==> flow/design.v <==
module aoc_solver_top #(
    parameter WIDTH    = 32,
    parameter HEIGHT   = 32,
    parameter LOG_SIZE = 10
) (
    input         clear,
    input         clock,
    input  [31:0] reg_wdata,
    input         reg_write_strobe,
    input  [3:0]  reg_addr,
    output [31:0] reg_rdata
);
    localparam LATENCY = WIDTH + 5;
    localparam CELLS   = WIDTH * HEIGHT;
    localparam [2:0] S_START    = 3'd0;
    localparam [2:0] S_LOAD     = 3'd1;
    localparam [2:0] S_PROCESS  = 3'd2;
    localparam [2:0] S_CHECK    = 3'd3;
    localparam [2:0] S_FINISHED = 3'd4;
    reg  [LOG_SIZE-1:0] ram_write_addr;
    wire ram_write_en = reg_write_strobe & (reg_addr == 4'd3);
    wire start        = reg_write_strobe & (reg_addr == 4'd0) & reg_wdata[0];
    always @(posedge clock)
        if (clear)
            ram_write_addr <= {LOG_SIZE{1'b0}};
        else if (reg_write_strobe & (reg_addr == 4'd2))
            ram_write_addr <= reg_wdata[LOG_SIZE-1:0];
    reg [2:0]          state;
    reg [LOG_SIZE-1:0] x_count, y_count, read_addr;
    reg [15:0]         total_removed;
    reg                has_changed;
    wire in_load      = (state == S_LOAD);
    wire in_process   = (state == S_PROCESS);
    wire enable_shift = in_load | in_process;
    reg mem [0:(1<<LOG_SIZE)-1];
    reg rd_q0, rd_q1, rd_q2;
    always @(posedge clock)
        if (clear) begin
            rd_q0 <= 1'b0;
            rd_q1 <= 1'b0;
            rd_q2 <= 1'b0;
        end else begin
            rd_q0 <= mem[read_addr];
            rd_q1 <= rd_q0;
            rd_q2 <= rd_q1;
        end
    wire row0 = rd_q2;
    reg [WIDTH-1:0] line1, line2;
    wire row1 = line1[WIDTH-1];
    wire row2 = line2[WIDTH-1];
    reg r0c1, r0c2, r1c1, r1c2, r2c1, r2c2;
    always @(posedge clock)
        if (clear) begin
            line1 <= {WIDTH{1'b0}};
            line2 <= {WIDTH{1'b0}};
            {r0c1, r0c2, r1c1, r1c2, r2c1, r2c2} <= 6'd0;
        end else if (enable_shift) begin
            line1 <= {line1[WIDTH-2:0], row0};
            line2 <= {line2[WIDTH-2:0], row1};
            r0c1 <= row0; r0c2 <= r0c1;
            r1c1 <= row1; r1c2 <= r1c1;
            r2c1 <= row2; r2c2 <= r2c1;
        end
    reg [LOG_SIZE-1:0] cur_x_pipe [0:LATENCY-2];
    reg [LOG_SIZE-1:0] cur_y_pipe [0:LATENCY-2];
    reg [LOG_SIZE-1:0] waddr_pipe [0:LATENCY-1];
    integer i;
    always @(posedge clock)
        if (clear) begin
            for (i = 0; i < LATENCY - 1; i = i + 1) begin
                cur_x_pipe[i] <= {LOG_SIZE{1'b0}};
                cur_y_pipe[i] <= {LOG_SIZE{1'b0}};
            end
            for (i = 0; i < LATENCY; i = i + 1)
                waddr_pipe[i] <= {LOG_SIZE{1'b0}};
        end else begin
            cur_x_pipe[0] <= x_count;
            cur_y_pipe[0] <= y_count;
            for (i = 1; i < LATENCY - 1; i = i + 1) begin
                cur_x_pipe[i] <= cur_x_pipe[i-1];
                cur_y_pipe[i] <= cur_y_pipe[i-1];
            end
            waddr_pipe[0] <= read_addr;
            for (i = 1; i < LATENCY; i = i + 1)
                waddr_pipe[i] <= waddr_pipe[i-1];
        end
    wire [LOG_SIZE-1:0] cur_x      = cur_x_pipe[LATENCY-2];
    wire [LOG_SIZE-1:0] cur_y      = cur_y_pipe[LATENCY-2];
    wire [LOG_SIZE-1:0] write_addr = waddr_pipe[LATENCY-1];
    wire is_left   = (cur_x == 0);
    wire is_right  = (cur_x == WIDTH - 1);
    wire is_top    = (cur_y == 0);
    wire is_bottom = (cur_y == HEIGHT - 1);
    wire n_ul = r2c2 & ~(is_top | is_left);
    wire n_u  = r2c1 & ~is_top;
    wire n_ur = row2 & ~(is_top | is_right);
    wire n_l  = r1c2 & ~is_left;
    wire n_r  = row1 & ~is_right;
    wire n_dl = r0c2 & ~(is_bottom | is_left);
    wire n_d  = r0c1 & ~is_bottom;
    wire n_dr = row0 & ~(is_bottom | is_right);
    wire [3:0] count_now = n_ul + n_u + n_ur + n_l + n_r + n_dl + n_d + n_dr;
    reg [3:0] neighbours_count;
    reg       center_delayed;
    always @(posedge clock)
        if (clear) begin
            neighbours_count <= 4'd0;
            center_delayed   <= 1'b0;
        end else if (enable_shift) begin
            neighbours_count <= count_now;
            center_delayed   <= r1c1;
        end
    wire remove    = in_process & center_delayed & (neighbours_count < 4'd4);
    wire advancing = in_load | (in_process & (read_addr < CELLS));
    wire                mem_we    = ram_write_en | remove;
    wire [LOG_SIZE-1:0] mem_waddr = remove ? write_addr : ram_write_addr;
    wire                mem_wdata = remove ? 1'b0 : reg_wdata[0];
    always @(posedge clock)
        if (mem_we)
            mem[mem_waddr] <= mem_wdata;
    always @(posedge clock)
        if (clear) begin
            state         <= S_START;
            x_count       <= {LOG_SIZE{1'b0}};
            y_count       <= {LOG_SIZE{1'b0}};
            read_addr     <= {LOG_SIZE{1'b0}};
            total_removed <= 16'd0;
            has_changed   <= 1'b0;
        end else begin
            if (advancing) begin
                read_addr <= read_addr + 1'b1;
                if (x_count == WIDTH - 1) begin
                    x_count <= {LOG_SIZE{1'b0}};
                    y_count <= y_count + 1'b1;
                end else
                    x_count <= x_count + 1'b1;
            end
            case (state)
                S_START:
                    if (start) begin
                        total_removed <= 16'd0;
                        read_addr     <= {LOG_SIZE{1'b0}};
                        x_count       <= {LOG_SIZE{1'b0}};
                        y_count       <= {LOG_SIZE{1'b0}};
                        has_changed   <= 1'b0;
                        state         <= S_LOAD;
                    end
                S_LOAD:
                    if (read_addr == LATENCY - 1)
                        state <= S_PROCESS;
                S_PROCESS: begin
                    if (remove) begin
                        has_changed   <= 1'b1;
                        total_removed <= total_removed + 16'd1;
                    end
                    if (write_addr == CELLS - 1)
                        state <= S_CHECK;
                end
                S_CHECK:
                    if (has_changed) begin
                        has_changed <= 1'b0;
                        read_addr   <= {LOG_SIZE{1'b0}};
                        x_count     <= {LOG_SIZE{1'b0}};
                        y_count     <= {LOG_SIZE{1'b0}};
                        state       <= S_LOAD;
                    end else
                        state <= S_FINISHED;
                default: ;
            endcase
        end
    wire done = (state == S_FINISHED);
    assign reg_rdata = (reg_addr == 4'd1) ? {total_removed, 15'd0, done} : 32'd0;
endmodule
* Tool chain data of aoc_solver_top
What the tools print for aoc_solver_top, step after step. Line numbers count from 1 in the design file above. Operators carry their Yosys type and port widths (W data, S select, Z words). Not given: --
Inputs: top aoc_solver_top, clock input clock, cell library sky130hd, corner tt_025C_1v80

* After elaboration
Counts by Yosys on the flattened word-level netlist (proc, flatten, opt, wreduce). Print and check cells are left out. Cells with the same type and inputs are merged into one. Memory sizes are those after Yosys's memory passes, which may raise the word count (mostly to a power of two), join words into wider ones and drop unused or constant bits.
Word-level totals: register bits 1226, memory bits (writable) 1024, word width x clocked read ports 1, memories 1, bits of input ports 39, output and inout bits 32
Memories:
- mem | depth 1024, bits a word 1, read ports 1, wr ports 1, RTL line 35 | reg mem [0:(1<<LOG_SIZE)-1];
Cells by class: add/sub/neg operators 11, order comparisons 2, eq/ne operators 16, multiplexer cells 31, bitwise logic cells 30, reductions and logical operators 10
Operators with widths (number):
- $mux W10 | 13
- $pmux W10 S2 | 3
- $pmux W16 S2 | 1
- $mux W32 | 1
- $mux W16 | 2
- $add A10 B1 Y10 const B | 3
- $eq A10 B5 Y1 const B | 3
- $logic_not A10 Y1 | 2
- $add A16 B1 Y16 const B | 1
- $add A4 B1 Y4 | 4
- $and A1 B1 Y1 | 15
- $pmux W3 S4 | 1
- $mux W3 | 4
- $lt A10 B11 Y1 const B | 1
- $eq A10 B10 Y1 const B | 1
- $eq A10 B6 Y1 const B | 1
- $not A1 Y1 | 8
- $ne A2 B2 Y1 const B | 4
- $eq A4 B2 Y1 const B | 2
- $or A1 B1 Y1 | 7
- $eq A3 B2 Y1 const B | 2
- $reduce_and A3 Y1 | 2
- $mux W1 | 5
- $add A3 B1 Y4 | 1
- $eq A4 B1 Y1 const B | 1
- $lt A4 B3 Y1 const B | 1
- $logic_not A4 Y1 | 1
- $reduce_and A4 Y1 | 1
Not listed: further kinds 9, cells in them 9.

* Depth
Longest topological path by Yosys (ltp), each cell counted once; first at word level (registers and memories cut), then after technology mapping (sequential cells cut; the memories' decode and read muxes count).
Logic depth: depth in word-level cells 11, ABC_AREA 0, gate-level depth with buffers 16

* Mapped cells and area
The flow's flattened synthesis, as Yosys stat reports it; memories are mapped. The netlist is that of the ABC_AREA named above (0 if unset); the other value can give another one. The area totals of this step are shown rounded.
Cells by type (number):
- sky130_fd_sc_hd__edfxtp_1 | 1024
- sky130_fd_sc_hd__dfxtp_1 | 1223
- sky130_fd_sc_hd__nor2b_1 | 1089
- sky130_fd_sc_hd__nor2_1 | 1127
- sky130_fd_sc_hd__mux4_2 | 172
- sky130_fd_sc_hd__clkbuf_1 | 334
- sky130_fd_sc_hd__mux2i_1 | 121
- sky130_fd_sc_hd__nand2_1 | 278
- sky130_fd_sc_hd__mux2_2 | 69
- sky130_fd_sc_hd__a21oi_1 | 103
- sky130_fd_sc_hd__o221ai_1 | 40
- sky130_fd_sc_hd__mux4_1 | 9
- sky130_fd_sc_hd__buf_4 | 31
- sky130_fd_sc_hd__buf_6 | 19
- sky130_fd_sc_hd__buf_1 | 54
- sky130_fd_sc_hd__a221oi_1 | 22
- sky130_fd_sc_hd__and2_1 | 28
- sky130_fd_sc_hd__xnor2_1 | 18
Not listed: further types 59, cells in them 369.
Mapped netlist: cells in the netlist 6130, cell area after synthesis 79000 um2, sequential area 55000 um2, flip-flop cells 2247, buffers 473

* Path before layout
Path of least setup slack by OpenSTA after synthesis, without wires, with an ideal clock, recovery checks aside; 20% of the period is set as input and as output delay. Where synthesis merged equal registers, the netlist keeps one of their names.
Timing after synthesis: kind input port to flip-flop, from input port reg_wdata[0], to memory mem[0], clock period 5.0 ns, input delay 1.000 ns, library setup time 4.966 ns, launch time at the first pin 1.000 ns, data arrival time 24.582 ns, required time 0.034 ns, slack -24.548 ns, delay of the path 28.548 ns, stages on the path 2, path buffers 0, synthesis period reached 29.548 ns
"delay of the path" is the arrival time less input delay plus setup time. "stages on the path": output pins that drive a net of the path, with the launching flip-flop's if there is one; two outputs of one cell count as two. "synthesis period reached" is the clock period less the worst setup slack; recovery checks do not enter. This is arithmetic on one report: input and output delays are still those of the set period (20% each). Between the ends stands the longest chain of elaborated cells between them, by number of cells; it is not shown to be the way that was timed. Of several equally long chains one is given. Each line given opens the expression or statement behind the cell; cells for indexed reads and writes are added by Yosys, which also makes memories of some case tables.
Between the ends, after synthesis: cells stage by stage sky130_fd_sc_hd__inv_1 -> sky130_fd_sc_hd__nor2_1, cells in the longest elaborated chain 2
RTL lines, path after synthesis:
- from (decl) | RTL line 8 | input  [31:0] reg_wdata,
- $mux W1 | RTL line 117 | wire                mem_wdata = remove ? 1'b0 : reg_wdata[0];
- $mux W1 | RTL line 119 | if (mem_we)
- to (decl) | RTL line 35 | reg mem [0:(1<<LOG_SIZE)-1];

* Path in the finished layout
From the final timing report of run B: the path of least setup slack in the routed layout; clock arrival at registers is part of the times.
Timing post-layout: kind input port to output port, from input port reg_addr[0], to output port reg_rdata[19], clock period 5.0 ns, input delay 1.00 ns, output delay 1.00 ns, launch time at the first pin 1.00 ns, data arrival time 2.97 ns, required time 4.00 ns, slack 1.03 ns, stages on the path 5, path buffers 3
Between the ends stands the longest chain of elaborated cells between them, by number of cells; it is not shown to be the way that was timed. Of several equally long chains one is given.
Between the ends, post-layout: cells stage by stage sky130_fd_sc_hd__clkdlybuf4s50_1 -> sky130_fd_sc_hd__nor4b_2 -> sky130_fd_sc_hd__buf_4 -> sky130_fd_sc_hd__and2_1 -> sky130_fd_sc_hd__clkdlybuf4s50_1, cells in the longest elaborated chain 2
RTL lines, path post-layout:
- from (decl) | RTL line 10 | input  [3:0]  reg_addr,
- $eq A4 B1 Y1 | RTL line 172 | assign reg_rdata = (reg_addr == 4'd1) ? {total_removed, 15'd0, done} : 32'd0;
- $mux W32 | RTL line 172
- to (decl) | RTL line 11 | output [31:0] reg_rdata

Measured data: module aoc_solver_top, platform sky130hd, 4 stored runs of the flow under differing settings, order arbitrary. Input and output delays are each 20% of the period that was set; the output load is 0.01 pF.
By "achieved clock period" is meant the clock period of the run minus its worst setup slack. This is arithmetic on one report: input and output delays are still those of the set period (20% each).
"worst setup path time" is the time allowed to the run's worst setup path (the clock period less input and output delay, where it has them) less its slack. Clock arrival times count: a late capture clock shortens it, a late launch clock lengthens it.
"power" rests on the timing tool's default activity at the inputs, not on a simulated workload.
Results are given in rounded form.
[run A] settings: ABC_AREA=1, CELL_PAD_IN_SITES_DETAIL_PLACEMENT=2, CELL_PAD_IN_SITES_GLOBAL_PLACEMENT=2, CORE_ASPECT_RATIO=1.07, CORE_MARGIN=6, CORE_UTILIZATION=67, CTS_CLUSTER_SIZE=11, GPL_TIMING_DRIVEN=0, HOLD_SLACK_MARGIN=0.18, MAX_ROUTING_LAYER=met5, PLACE_DENSITY=0.93, SETUP_SLACK_MARGIN=1.5, SLEW_MARGIN=30, TNS_END_PERCENT=45, period_ns=6.75, CAP_MARGIN=20
[run A] result: did not finish, placement stopped with GPL-0301
[run B] settings: period_ns=5.0, CAP_MARGIN=20, CORE_MARGIN=2, CORE_UTILIZATION=40, SLEW_MARGIN=20
[run B] result: chip area after synthesis (Yosys) 79000 um2, die area 200000 um2, standard-cell area of the final layout 90000 um2, utilization 0.45, worst setup slack after layout 1.0 ns, total negative slack 0.000 ns, worst hold slack 0.40 ns, power 36000 uW, achieved clock period 3.970 ns, worst setup path time 1.97 ns, worst setup path kind input port to output port
[run C] settings: CELL_PAD_IN_SITES_GLOBAL_PLACEMENT=1, CORE_ASPECT_RATIO=0.62, CORE_UTILIZATION=68, CTS_CLUSTER_DIAMETER=222, GPL_TIMING_DRIVEN=0, MIN_ROUTING_LAYER=met1, PLACE_DENSITY_LB_ADDON=0.09, SETUP_SLACK_MARGIN=0.15, TNS_END_PERCENT=15, period_ns=2.73, CAP_MARGIN=20, CORE_MARGIN=2, SLEW_MARGIN=20
[run C] result: chip area after synthesis (Yosys) 79000 um2, die area 120000 um2, standard-cell area of the final layout 92000 um2, utilization 0.79, worst setup slack after layout -1.4 ns, total negative slack -4.1 ns, worst hold slack 0.28 ns, power 63000 uW, achieved clock period 4.170 ns, worst setup path time 4.17 ns, worst setup path kind flip-flop to flip-flop
[run D] settings: ABC_AREA=1, CELL_PAD_IN_SITES_DETAIL_PLACEMENT=0, CORE_ASPECT_RATIO=1.07, CORE_UTILIZATION=67, CTS_CLUSTER_SIZE=11, GPL_TIMING_DRIVEN=0, HOLD_SLACK_MARGIN=0.09, MAX_ROUTING_LAYER=met4, PLACE_DENSITY=0.93, SLEW_MARGIN=30, TNS_END_PERCENT=45, period_ns=6.75, CAP_MARGIN=20, CORE_MARGIN=2
[run D] result: chip area after synthesis (Yosys) 83000 um2, die area 130000 um2, standard-cell area of the final layout 93000 um2, utilization 0.76, worst setup slack after layout 2.0 ns, total negative slack 0.000 ns, worst hold slack 0.38 ns, power 26000 uW, achieved clock period 4.789 ns, worst setup path time 2.09 ns, worst setup path kind input port to output port
